==> flow/design.v <==
`timescale 1 ns / 1 ps
module ame_sobel_filter #(
    parameter LINE_DATA_BITS = 7,
    parameter COMP_DATA_BITS = 8
) (
    input logic clk_i,
    input logic rst_n_i,
    input  logic comp_init_i,
    output logic comp_done_o,
    input logic [5:0] [LINE_DATA_BITS-1:0] line_data_i,
    output logic [3:0] [3:0] [COMP_DATA_BITS-1:0] comp_data_o
);
typedef enum logic [2:0] {
    IDLE   = 3'b000,
    COMP_1 = 3'b001,
    COMP_2 = 3'b010,
    COMP_3 = 3'b011,
    COMP_4 = 3'b100,
    COMP_5 = 3'b101,
    COMP_6 = 3'b110
} state_t;
state_t ctl_sta;
logic [5:0] [1:0] [COMP_DATA_BITS-1:0] line_data;
logic [3:0] [3:0] [COMP_DATA_BITS-1:0] comp_data;
typedef enum logic {
    DATA_1 = 1'b0,
    DATA_2 = 1'b1
} comp_data_t;
generate
    for (genvar i = 0; i < 6; i++) begin: comp_block
        assign line_data[i][DATA_1] = line_data_i[i];
        assign line_data[i][DATA_2] = line_data_i[i] << 1;
    end
endgenerate
logic comp_done;
assign comp_done_o = comp_done;
assign comp_data_o = comp_data;
always_ff @(posedge clk_i or negedge rst_n_i)
begin
    if (!rst_n_i) begin
        ctl_sta <= IDLE;
        comp_done <= 'b0;
        comp_data <= 'b0;
    end else begin
        case (ctl_sta)
            IDLE:
                ctl_sta <= comp_init_i ? COMP_1 : ctl_sta;
            COMP_1:
                ctl_sta <= COMP_2;
            COMP_2:
                ctl_sta <= COMP_3;
            COMP_3:
                ctl_sta <= COMP_4;
            COMP_4:
                ctl_sta <= COMP_5;
            COMP_5:
                ctl_sta <= COMP_6;
            COMP_6:
                ctl_sta <= comp_init_i ? COMP_1 : IDLE;
            default:
                ctl_sta <= IDLE;
        endcase
        comp_done <= (ctl_sta == COMP_6);
        case (ctl_sta)
            IDLE:
                comp_data <= 'b0;
            COMP_1: begin
                comp_data[0][0] <= - line_data[0][DATA_1] - line_data[1][DATA_2] - line_data[2][DATA_1];
                comp_data[1][0] <= - line_data[1][DATA_1] - line_data[2][DATA_2] - line_data[3][DATA_1];
                comp_data[2][0] <= - line_data[2][DATA_1] - line_data[3][DATA_2] - line_data[4][DATA_1];
                comp_data[3][0] <= - line_data[3][DATA_1] - line_data[4][DATA_2] - line_data[5][DATA_1];
            end
            COMP_2: begin
                comp_data[0][1] <= - line_data[0][DATA_1] - line_data[1][DATA_2] - line_data[2][DATA_1];
                comp_data[1][1] <= - line_data[1][DATA_1] - line_data[2][DATA_2] - line_data[3][DATA_1];
                comp_data[2][1] <= - line_data[2][DATA_1] - line_data[3][DATA_2] - line_data[4][DATA_1];
                comp_data[3][1] <= - line_data[3][DATA_1] - line_data[4][DATA_2] - line_data[5][DATA_1];
            end
            COMP_3: begin
                comp_data[0][0] <= comp_data[0][0] + line_data[0][DATA_1] + line_data[1][DATA_2] + line_data[2][DATA_1];
                comp_data[1][0] <= comp_data[1][0] + line_data[1][DATA_1] + line_data[2][DATA_2] + line_data[3][DATA_1];
                comp_data[2][0] <= comp_data[2][0] + line_data[2][DATA_1] + line_data[3][DATA_2] + line_data[4][DATA_1];
                comp_data[3][0] <= comp_data[3][0] + line_data[3][DATA_1] + line_data[4][DATA_2] + line_data[5][DATA_1];
                comp_data[0][2] <= - line_data[0][DATA_1] - line_data[1][DATA_2] - line_data[2][DATA_1];
                comp_data[1][2] <= - line_data[1][DATA_1] - line_data[2][DATA_2] - line_data[3][DATA_1];
                comp_data[2][2] <= - line_data[2][DATA_1] - line_data[3][DATA_2] - line_data[4][DATA_1];
                comp_data[3][2] <= - line_data[3][DATA_1] - line_data[4][DATA_2] - line_data[5][DATA_1];
            end
            COMP_4: begin
                comp_data[0][1] <= comp_data[0][1] + line_data[0][DATA_1] + line_data[1][DATA_2] + line_data[2][DATA_1];
                comp_data[1][1] <= comp_data[1][1] + line_data[1][DATA_1] + line_data[2][DATA_2] + line_data[3][DATA_1];
                comp_data[2][1] <= comp_data[2][1] + line_data[2][DATA_1] + line_data[3][DATA_2] + line_data[4][DATA_1];
                comp_data[3][1] <= comp_data[3][1] + line_data[3][DATA_1] + line_data[4][DATA_2] + line_data[5][DATA_1];
                comp_data[0][3] <= - line_data[0][DATA_1] - line_data[1][DATA_2] - line_data[2][DATA_1];
                comp_data[1][3] <= - line_data[1][DATA_1] - line_data[2][DATA_2] - line_data[3][DATA_1];
                comp_data[2][3] <= - line_data[2][DATA_1] - line_data[3][DATA_2] - line_data[4][DATA_1];
                comp_data[3][3] <= - line_data[3][DATA_1] - line_data[4][DATA_2] - line_data[5][DATA_1];
            end
            COMP_5: begin
                comp_data[0][2] <= comp_data[0][2] + line_data[0][DATA_1] + line_data[1][DATA_2] + line_data[2][DATA_1];
                comp_data[1][2] <= comp_data[1][2] + line_data[1][DATA_1] + line_data[2][DATA_2] + line_data[3][DATA_1];
                comp_data[2][2] <= comp_data[2][2] + line_data[2][DATA_1] + line_data[3][DATA_2] + line_data[4][DATA_1];
                comp_data[3][2] <= comp_data[3][2] + line_data[3][DATA_1] + line_data[4][DATA_2] + line_data[5][DATA_1];
            end
            COMP_6: begin
                comp_data[0][3] <= comp_data[0][3] + line_data[0][DATA_1] + line_data[1][DATA_2] + line_data[2][DATA_1];
                comp_data[1][3] <= comp_data[1][3] + line_data[1][DATA_1] + line_data[2][DATA_2] + line_data[3][DATA_1];
                comp_data[2][3] <= comp_data[2][3] + line_data[2][DATA_1] + line_data[3][DATA_2] + line_data[4][DATA_1];
                comp_data[3][3] <= comp_data[3][3] + line_data[3][DATA_1] + line_data[4][DATA_2] + line_data[5][DATA_1];
            end
            default:
                comp_data <= 'b0;
        endcase
    end
end
endmodule
# Tool chain data of ame_sobel_filter
# Tool output for the design above before and after an edit, in the order of the flow.
# Lines under "orig" count in the file above, lines under "edited" in the edited file.
# "diff" is "edited" less "orig", of the values as shown; "change_rel_pct" is that difference over "orig", in percent.
# Library cell names are shortened.
# The mark - stands for no value.
[inputs] top="ame_sobel_filter" clock="clk_i" library="sky130hd" lib_corner="tt_025C_1v80"

# Edit of the RTL
# Unified diff, file above to edited file.
# The edited RTL no longer does the same as the RTL above: the edit was made by script, with no optimisation intended.
# begin of diff
@@ -6,9 +6,11 @@
     input logic clk_i,
     input logic rst_n_i,
-    input  logic comp_init_i,
+    input  logic comp_init_i_pin,
     output logic comp_done_o,
     input logic [5:0] [LINE_DATA_BITS-1:0] line_data_i,
     output logic [3:0] [3:0] [COMP_DATA_BITS-1:0] comp_data_o
 );
+logic comp_init_i;
+always_ff @(posedge clk_i) comp_init_i <= comp_init_i_pin;
 typedef enum logic [2:0] {
     IDLE   = 3'b000,
# end of diff

# Word-level counts
# Source: Yosys, flattened and elaborated, memories not mapped. Widths are those after wreduce. Registers that Yosys merges into a memory's read port (data or address) are not register bits. Print and check cells do not count. Equal cells are merged and count once.
[op_classes] item="n_addsub" orig=60 edited=60 diff=0 change_rel_pct=0.00
[op_classes] item="eq_ne" orig=7 edited=7 diff=0 change_rel_pct=0.00
[op_classes] item="muxes" orig=19 edited=19 diff=0 change_rel_pct=0.00
[op_classes] item="reduce_logical" orig=5 edited=5 diff=0 change_rel_pct=0.00
# Operator kinds equal on both sides are left out: 15.
[bits] item="register_bits" orig=132 edited=133 diff=1 change_rel_pct=0.76
[bits] item="output_inout_bits" orig=129 edited=129 diff=0 change_rel_pct=0.00
[bits] item="wordCells" orig=97 edited=98 diff=1 change_rel_pct=1.03

# Depth
# Yosys ltp: most cells in a row. Word level: on the elaborated netlist, between registers, memories and ports. Mapped: between sequential cells and ports; inverters and the memories' decode and read muxes count.
[depth] item="ltp_word" orig=4 edited=4 diff=0 change_rel_pct=0.00
[depth] item="ABC_AREA" orig="0" edited="0"
[depth] item="ltp_mapped" orig=11 edited=11 diff=0 change_rel_pct=0.00
[depth] item="depth_no_buf" orig=11 edited=11 diff=0 change_rel_pct=0.00

# Mapped cells and area
# The flow's flattened synthesis, as Yosys stat reports it; memories are mapped. The netlist is that of the ABC_AREA named above (0 if unset); the other value can give another one.
[synth_totals] item="mapped_cells" orig=1472 edited=1502 diff=30 change_rel_pct=2.04
[synth_totals] item="area_um2" orig=14212.4 edited=14345.0 diff=132.6 change_rel_pct=0.93
[synth_totals] item="seq_area_um2" orig=3404.5 edited=3424.5 diff=20.0 change_rel_pct=0.59
[synth_totals] item="ff_cells" orig=136 edited=137 diff=1 change_rel_pct=0.74
[synth_totals] item="buffers" orig=55 edited=55 diff=0 change_rel_pct=0.00
[types] cell="nor2_1" orig=130 edited=156 diff=26 change_rel_pct=20.00
[types] cell="a22oi_1" orig=81 edited=96 diff=15 change_rel_pct=18.52
[types] cell="a221oi_1" orig=13 edited=0 diff=-13 change_rel_pct=-100.00
[types] cell="a211oi_1" orig=34 edited=22 diff=-12 change_rel_pct=-35.29
[types] cell="a211o_1" orig=4 edited=16 diff=12 change_rel_pct=300.00
[types] cell="and3_1" orig=4 edited=16 diff=12 change_rel_pct=300.00
[types] cell="a21oi_1" orig=152 edited=143 diff=-9 change_rel_pct=-5.92
[types] cell="a2111o_1" orig=8 edited=0 diff=-8 change_rel_pct=-100.00
[types] cell="nand4_1" orig=8 edited=16 diff=8 change_rel_pct=100.00
[types] cell="o211a_1" orig=8 edited=0 diff=-8 change_rel_pct=-100.00
[types] cell="o21bai_1" orig=8 edited=0 diff=-8 change_rel_pct=-100.00
[types] cell="or2_2" orig=8 edited=16 diff=8 change_rel_pct=100.00
[types] cell="a21oi_2" orig=6 edited=12 diff=6 change_rel_pct=100.00
[types] cell="xnor2_1" orig=62 edited=67 diff=5 change_rel_pct=8.06
[types] cell="clkbuf_1" orig=39 edited=34 diff=-5 change_rel_pct=-12.82
[types] cell="nand2_1" orig=22 edited=17 diff=-5 change_rel_pct=-22.73
[types] cell="a2bb2oi_1" orig=6 edited=1 diff=-5 change_rel_pct=-83.33
[types] cell="buf_6" orig=2 edited=7 diff=5 change_rel_pct=250.00
# Cell types equal on both sides are left out: 12.
# The list need not be complete.

# Path before layout
# Path of least setup slack by OpenSTA after synthesis, without wires, with an ideal clock, recovery checks aside; 20% of the period is set as input and as output delay. Where synthesis merged equal registers, the netlist keeps one of their names.
[synth_path] item="path_kind" orig="input to register" edited="input to register"
[synth_path] item="start" orig="input line_data_i" edited="input line_data_i"
[synth_path] item="end" orig="register comp_data" edited="register comp_data"
[synth_path] item="clock_period_ns" orig=5.0 edited=5.0 diff=0.0 change_rel_pct=0.00
[synth_path] item="in_delay_ns" orig=1.000 edited=1.000 diff=0.000 change_rel_pct=0.00
[synth_path] item="t_first_pin_ns" orig=1.000 edited=1.000 diff=0.000 change_rel_pct=0.00
[synth_path] item="arrival_time_ns" orig=3.630 edited=3.677 diff=0.047 change_rel_pct=1.29
[synth_path] item="required_ns" orig=4.858 edited=4.874 diff=0.016 change_rel_pct=0.33
[synth_path] item="setup_slack_ns" orig=1.228 edited=1.197 diff=-0.031
[synth_path] item="path_delay_ns" orig=2.772 edited=2.803 diff=0.031 change_rel_pct=1.12
[synth_path] item="driving_pins" orig=11 edited=11 diff=0 change_rel_pct=0.00
[synth_path] item="path_buffers" orig=0 edited=0 diff=0
[synth_path] item="synth_period_reached_ns" orig=3.772 edited=3.803 diff=0.031 change_rel_pct=0.82
# "path_delay_ns" = arrival - input delay + setup time.
# "driving_pins": output pins that drive a net of the path, with the launching flip-flop's if there is one; two outputs of one cell count as two.
# "synth_period_reached_ns" = period - worst setup slack (recovery checks aside). The figure is calculated, with input and output delays left at 20% of the set period.
# Where an end lacks its bit number, it is one bit of the signal, or one of the new flip-flops if synthesis recoded a state register.
# The rows between start and end are the longest chain of elaborated cells between them; the timing report does not say that the signal goes this way. Where chains are equally long, one stands for them.
# Each line given opens the expression or statement behind the cell; cells for indexed reads and writes are added by Yosys, which also makes memories of some case tables.
# A register here has more assigning lines than the two given.
[synth_between_orig] path_cell_list="inv_1 > fa_1 > inv_1 > fa_1 > ha_1 > fa_1 > a21o_1 > a21oi_1 > xnor2_1 > a221oi_1 > a32oi_1" elab_chain_cells=3 cells_between=5
[synth_lines_orig] item="from (decl)" line_no=10 rtl="input logic [5:0] [LINE_DATA_BITS-1:0] line_data_i,"
[synth_lines_orig] item="8-bit adder" line_no=101 rtl="comp_data[1][2] <= comp_data[1][2] + line_data[1][DATA_1] + line_data[2][DATA_2] + line_data[3][DATA_1];"
[synth_lines_orig] item="8-bit by 7-bit adder with 8-bit output" line_no=101
[synth_lines_orig] item="8-bit case mux with 3-bit select" line_no=64 rtl="case (ctl_sta)"
[synth_lines_orig] item="to (assign)" line_no=43 rtl="comp_data <= 'b0;"
[synth_lines_orig] item="to (assign)" line_no=66 rtl="comp_data <= 'b0;"
[synth_lines_orig] item="to (decl)" line_no=24 rtl="logic [3:0] [3:0] [COMP_DATA_BITS-1:0] comp_data;"
[synth_between_edited] path_cell_list="inv_1 > fa_1 > inv_1 > fa_1 > ha_1 > fa_1 > a21o_1 > a21oi_1 > xor2_1 > nor2_1 > o32a_1" elab_chain_cells=2 cells_between=3
[synth_lines_edited] item="from (decl)" line_no=10 rtl="input logic [5:0] [LINE_DATA_BITS-1:0] line_data_i,"
[synth_lines_edited] item="8-bit by 7-bit adder with 8-bit output" line_no=102 rtl="comp_data[0][2] <= comp_data[0][2] + line_data[0][DATA_1] + line_data[1][DATA_2] + line_data[2][DATA_1];"
[synth_lines_edited] item="8-bit case mux with 3-bit select" line_no=66 rtl="case (ctl_sta)"
[synth_lines_edited] item="to (assign)" line_no=45 rtl="comp_data <= 'b0;"
[synth_lines_edited] item="to (assign)" line_no=68 rtl="comp_data <= 'b0;"
[synth_lines_edited] item="to (decl)" line_no=26 rtl="logic [3:0] [3:0] [COMP_DATA_BITS-1:0] comp_data;"

# Worst path after layout
# From the final timing report of each run of pair 1: the path of least setup slack in the routed layout; clock arrival at registers is part of the times.
[layout_path] item="path_kind" orig="input to register" edited="input to register"
[layout_path] item="start" orig="input line_data_i" edited="input line_data_i"
[layout_path] item="end" orig="register comp_data" edited="register comp_data"
[layout_path] item="clock_period_ns" orig=5.0 edited=5.0 diff=0.0 change_rel_pct=0.00
[layout_path] item="in_delay_ns" orig=1.00 edited=1.00 diff=0.00 change_rel_pct=0.00
[layout_path] item="t_first_pin_ns" orig=1.00 edited=1.00 diff=0.00 change_rel_pct=0.00
[layout_path] item="arrival_time_ns" orig=4.59 edited=4.48 diff=-0.11 change_rel_pct=-2.40
[layout_path] item="required_ns" orig=5.36 edited=5.37 diff=0.01 change_rel_pct=0.19
[layout_path] item="setup_slack_ns" orig=0.77 edited=0.89 diff=0.12
[layout_path] item="driving_pins" orig=11 edited=10 diff=-1 change_rel_pct=-9.09
[layout_path] item="path_buffers" orig=1 edited=1 diff=0 change_rel_pct=0.00
# Where an end lacks its bit number, it is one bit of the signal, or one of the new flip-flops if synthesis recoded a state register.
# The rows between start and end are the longest chain of elaborated cells between them; the timing report does not say that the signal goes this way. Where chains are equally long, one stands for them.
# A register here has more assigning lines than the two given.
[layout_between_orig] path_cell_list="clkdlybuf4s50_1 > inv_1 > fa_1 > fa_1 > inv_1 > ha_1 > a211oi_1 > o21bai_1 > a2111o_1 > o211a_1 > a21oi_1" elab_chain_cells=2 cells_between=3
[layout_lines_orig] item="from (decl)" line_no=10 rtl="input logic [5:0] [LINE_DATA_BITS-1:0] line_data_i,"
[layout_lines_orig] item="8-bit by 7-bit adder with 8-bit output" line_no=91 rtl="comp_data[1][1] <= comp_data[1][1] + line_data[1][DATA_1] + line_data[2][DATA_2] + line_data[3][DATA_1];"
[layout_lines_orig] item="8-bit case mux with 3-bit select" line_no=64 rtl="case (ctl_sta)"
[layout_lines_orig] item="to (assign)" line_no=43 rtl="comp_data <= 'b0;"
[layout_lines_orig] item="to (assign)" line_no=66 rtl="comp_data <= 'b0;"
[layout_lines_orig] item="to (decl)" line_no=24 rtl="logic [3:0] [3:0] [COMP_DATA_BITS-1:0] comp_data;"
[layout_between_edited] path_cell_list="clkdlybuf4s50_1 > inv_1 > fa_1 > ha_1 > ha_1 > o21ai_0 > o21a_1 > nor3_1 > o21ai_0 > a21oi_2" elab_chain_cells=4 cells_between=7
[layout_lines_edited] item="from (decl)" line_no=10 rtl="input logic [5:0] [LINE_DATA_BITS-1:0] line_data_i,"
[layout_lines_edited] item="8-bit by 7-bit adder with 8-bit output" line_no=94 rtl="comp_data[2][1] <= comp_data[2][1] + line_data[2][DATA_1] + line_data[3][DATA_2] + line_data[4][DATA_1];"
[layout_lines_edited] item="8-bit adder" line_no=94
[layout_lines_edited] item="8-bit by 7-bit adder with 8-bit output" line_no=94
[layout_lines_edited] item="8-bit case mux with 3-bit select" line_no=66 rtl="case (ctl_sta)"
[layout_lines_edited] item="to (assign)" line_no=45 rtl="comp_data <= 'b0;"
[layout_lines_edited] item="to (assign)" line_no=68 rtl="comp_data <= 'b0;"
[layout_lines_edited] item="to (decl)" line_no=26 rtl="logic [3:0] [3:0] [COMP_DATA_BITS-1:0] comp_data;"

# Measured runs
# Both versions went through the flow (Yosys, OpenROAD) with the same settings in each pair. Constraints: input delay and output delay 20% of the set period each, output load 0.01 pF.
[flow_settings_pair_1] CORE_UTILIZATION=40 period_ns=5.0 CAP_MARGIN=20 CORE_MARGIN=2 SLEW_MARGIN=20
[results_pair_1] item="ys_area_um2" orig=14212.4 edited=14345.0 diff=132.6 change_rel_pct=0.93
[results_pair_1] item="design_die_area_um2" orig=37054.3 edited=37393.9 diff=339.6 change_rel_pct=0.92
[results_pair_1] item="post_route_stdcell_area_um2" orig=17053.9 edited=17076.4 diff=22.5 change_rel_pct=0.13
[results_pair_1] item="post_route_util_pct" orig=48.3 edited=48.1 diff=-0.2
[results_pair_1] item="worst_setup_slack_ns" orig=0.768 edited=0.893 diff=0.125
[results_pair_1] item="fin_tns_ns" orig=0.000 edited=0.000 diff=0.000
[results_pair_1] item="timing.hold.ws_ns" orig=0.534 edited=0.374 diff=-0.160
[results_pair_1] item="final_power_w" orig=0.010285 edited=0.004456 diff=-0.005829 change_rel_pct=-56.67
[results_pair_1] item="achievedPeriod_ns" orig=4.232 edited=4.107 diff=-0.125 change_rel_pct=-2.95
[flow_settings_pair_2] CELL_PAD_IN_SITES_DETAIL_PLACEMENT=0 CORE_UTILIZATION=56 SETUP_SLACK_MARGIN=0.93 SLEW_MARGIN=5 period_ns=3.4 CAP_MARGIN=20 CORE_MARGIN=2
[results_pair_2] item="ys_area_um2" orig=14212.4 edited=14345.0 diff=132.6 change_rel_pct=0.93
[results_pair_2] item="design_die_area_um2" orig=26670.2 edited=26912.4 diff=242.2 change_rel_pct=0.91
[results_pair_2] item="post_route_stdcell_area_um2" orig=21091.5 edited=20960.1 diff=-131.4 change_rel_pct=-0.62
[results_pair_2] item="post_route_util_pct" orig=84.2 edited=83.2 diff=-1.0
[results_pair_2] item="worst_setup_slack_ns" orig=0.075 edited=0.215 diff=0.140
[results_pair_2] item="fin_tns_ns" orig=0.000 edited=0.000 diff=0.000
[results_pair_2] item="final_power_w" orig=0.020003 edited=0.00879 diff=-0.011213 change_rel_pct=-56.06
[results_pair_2] item="achievedPeriod_ns" orig=3.325 edited=3.185 diff=-0.140 change_rel_pct=-4.21
# "achievedPeriod_ns": clock period set for the run, less the worst setup slack. It is reckoned from that one timing run; input and output delays stay at 20% of the period that was set.
# By "final_power_w" is meant OpenSTA's value without simulated activity: inputs other than the clock are taken to toggle once in ten clock periods, and the tool carries that through the logic.
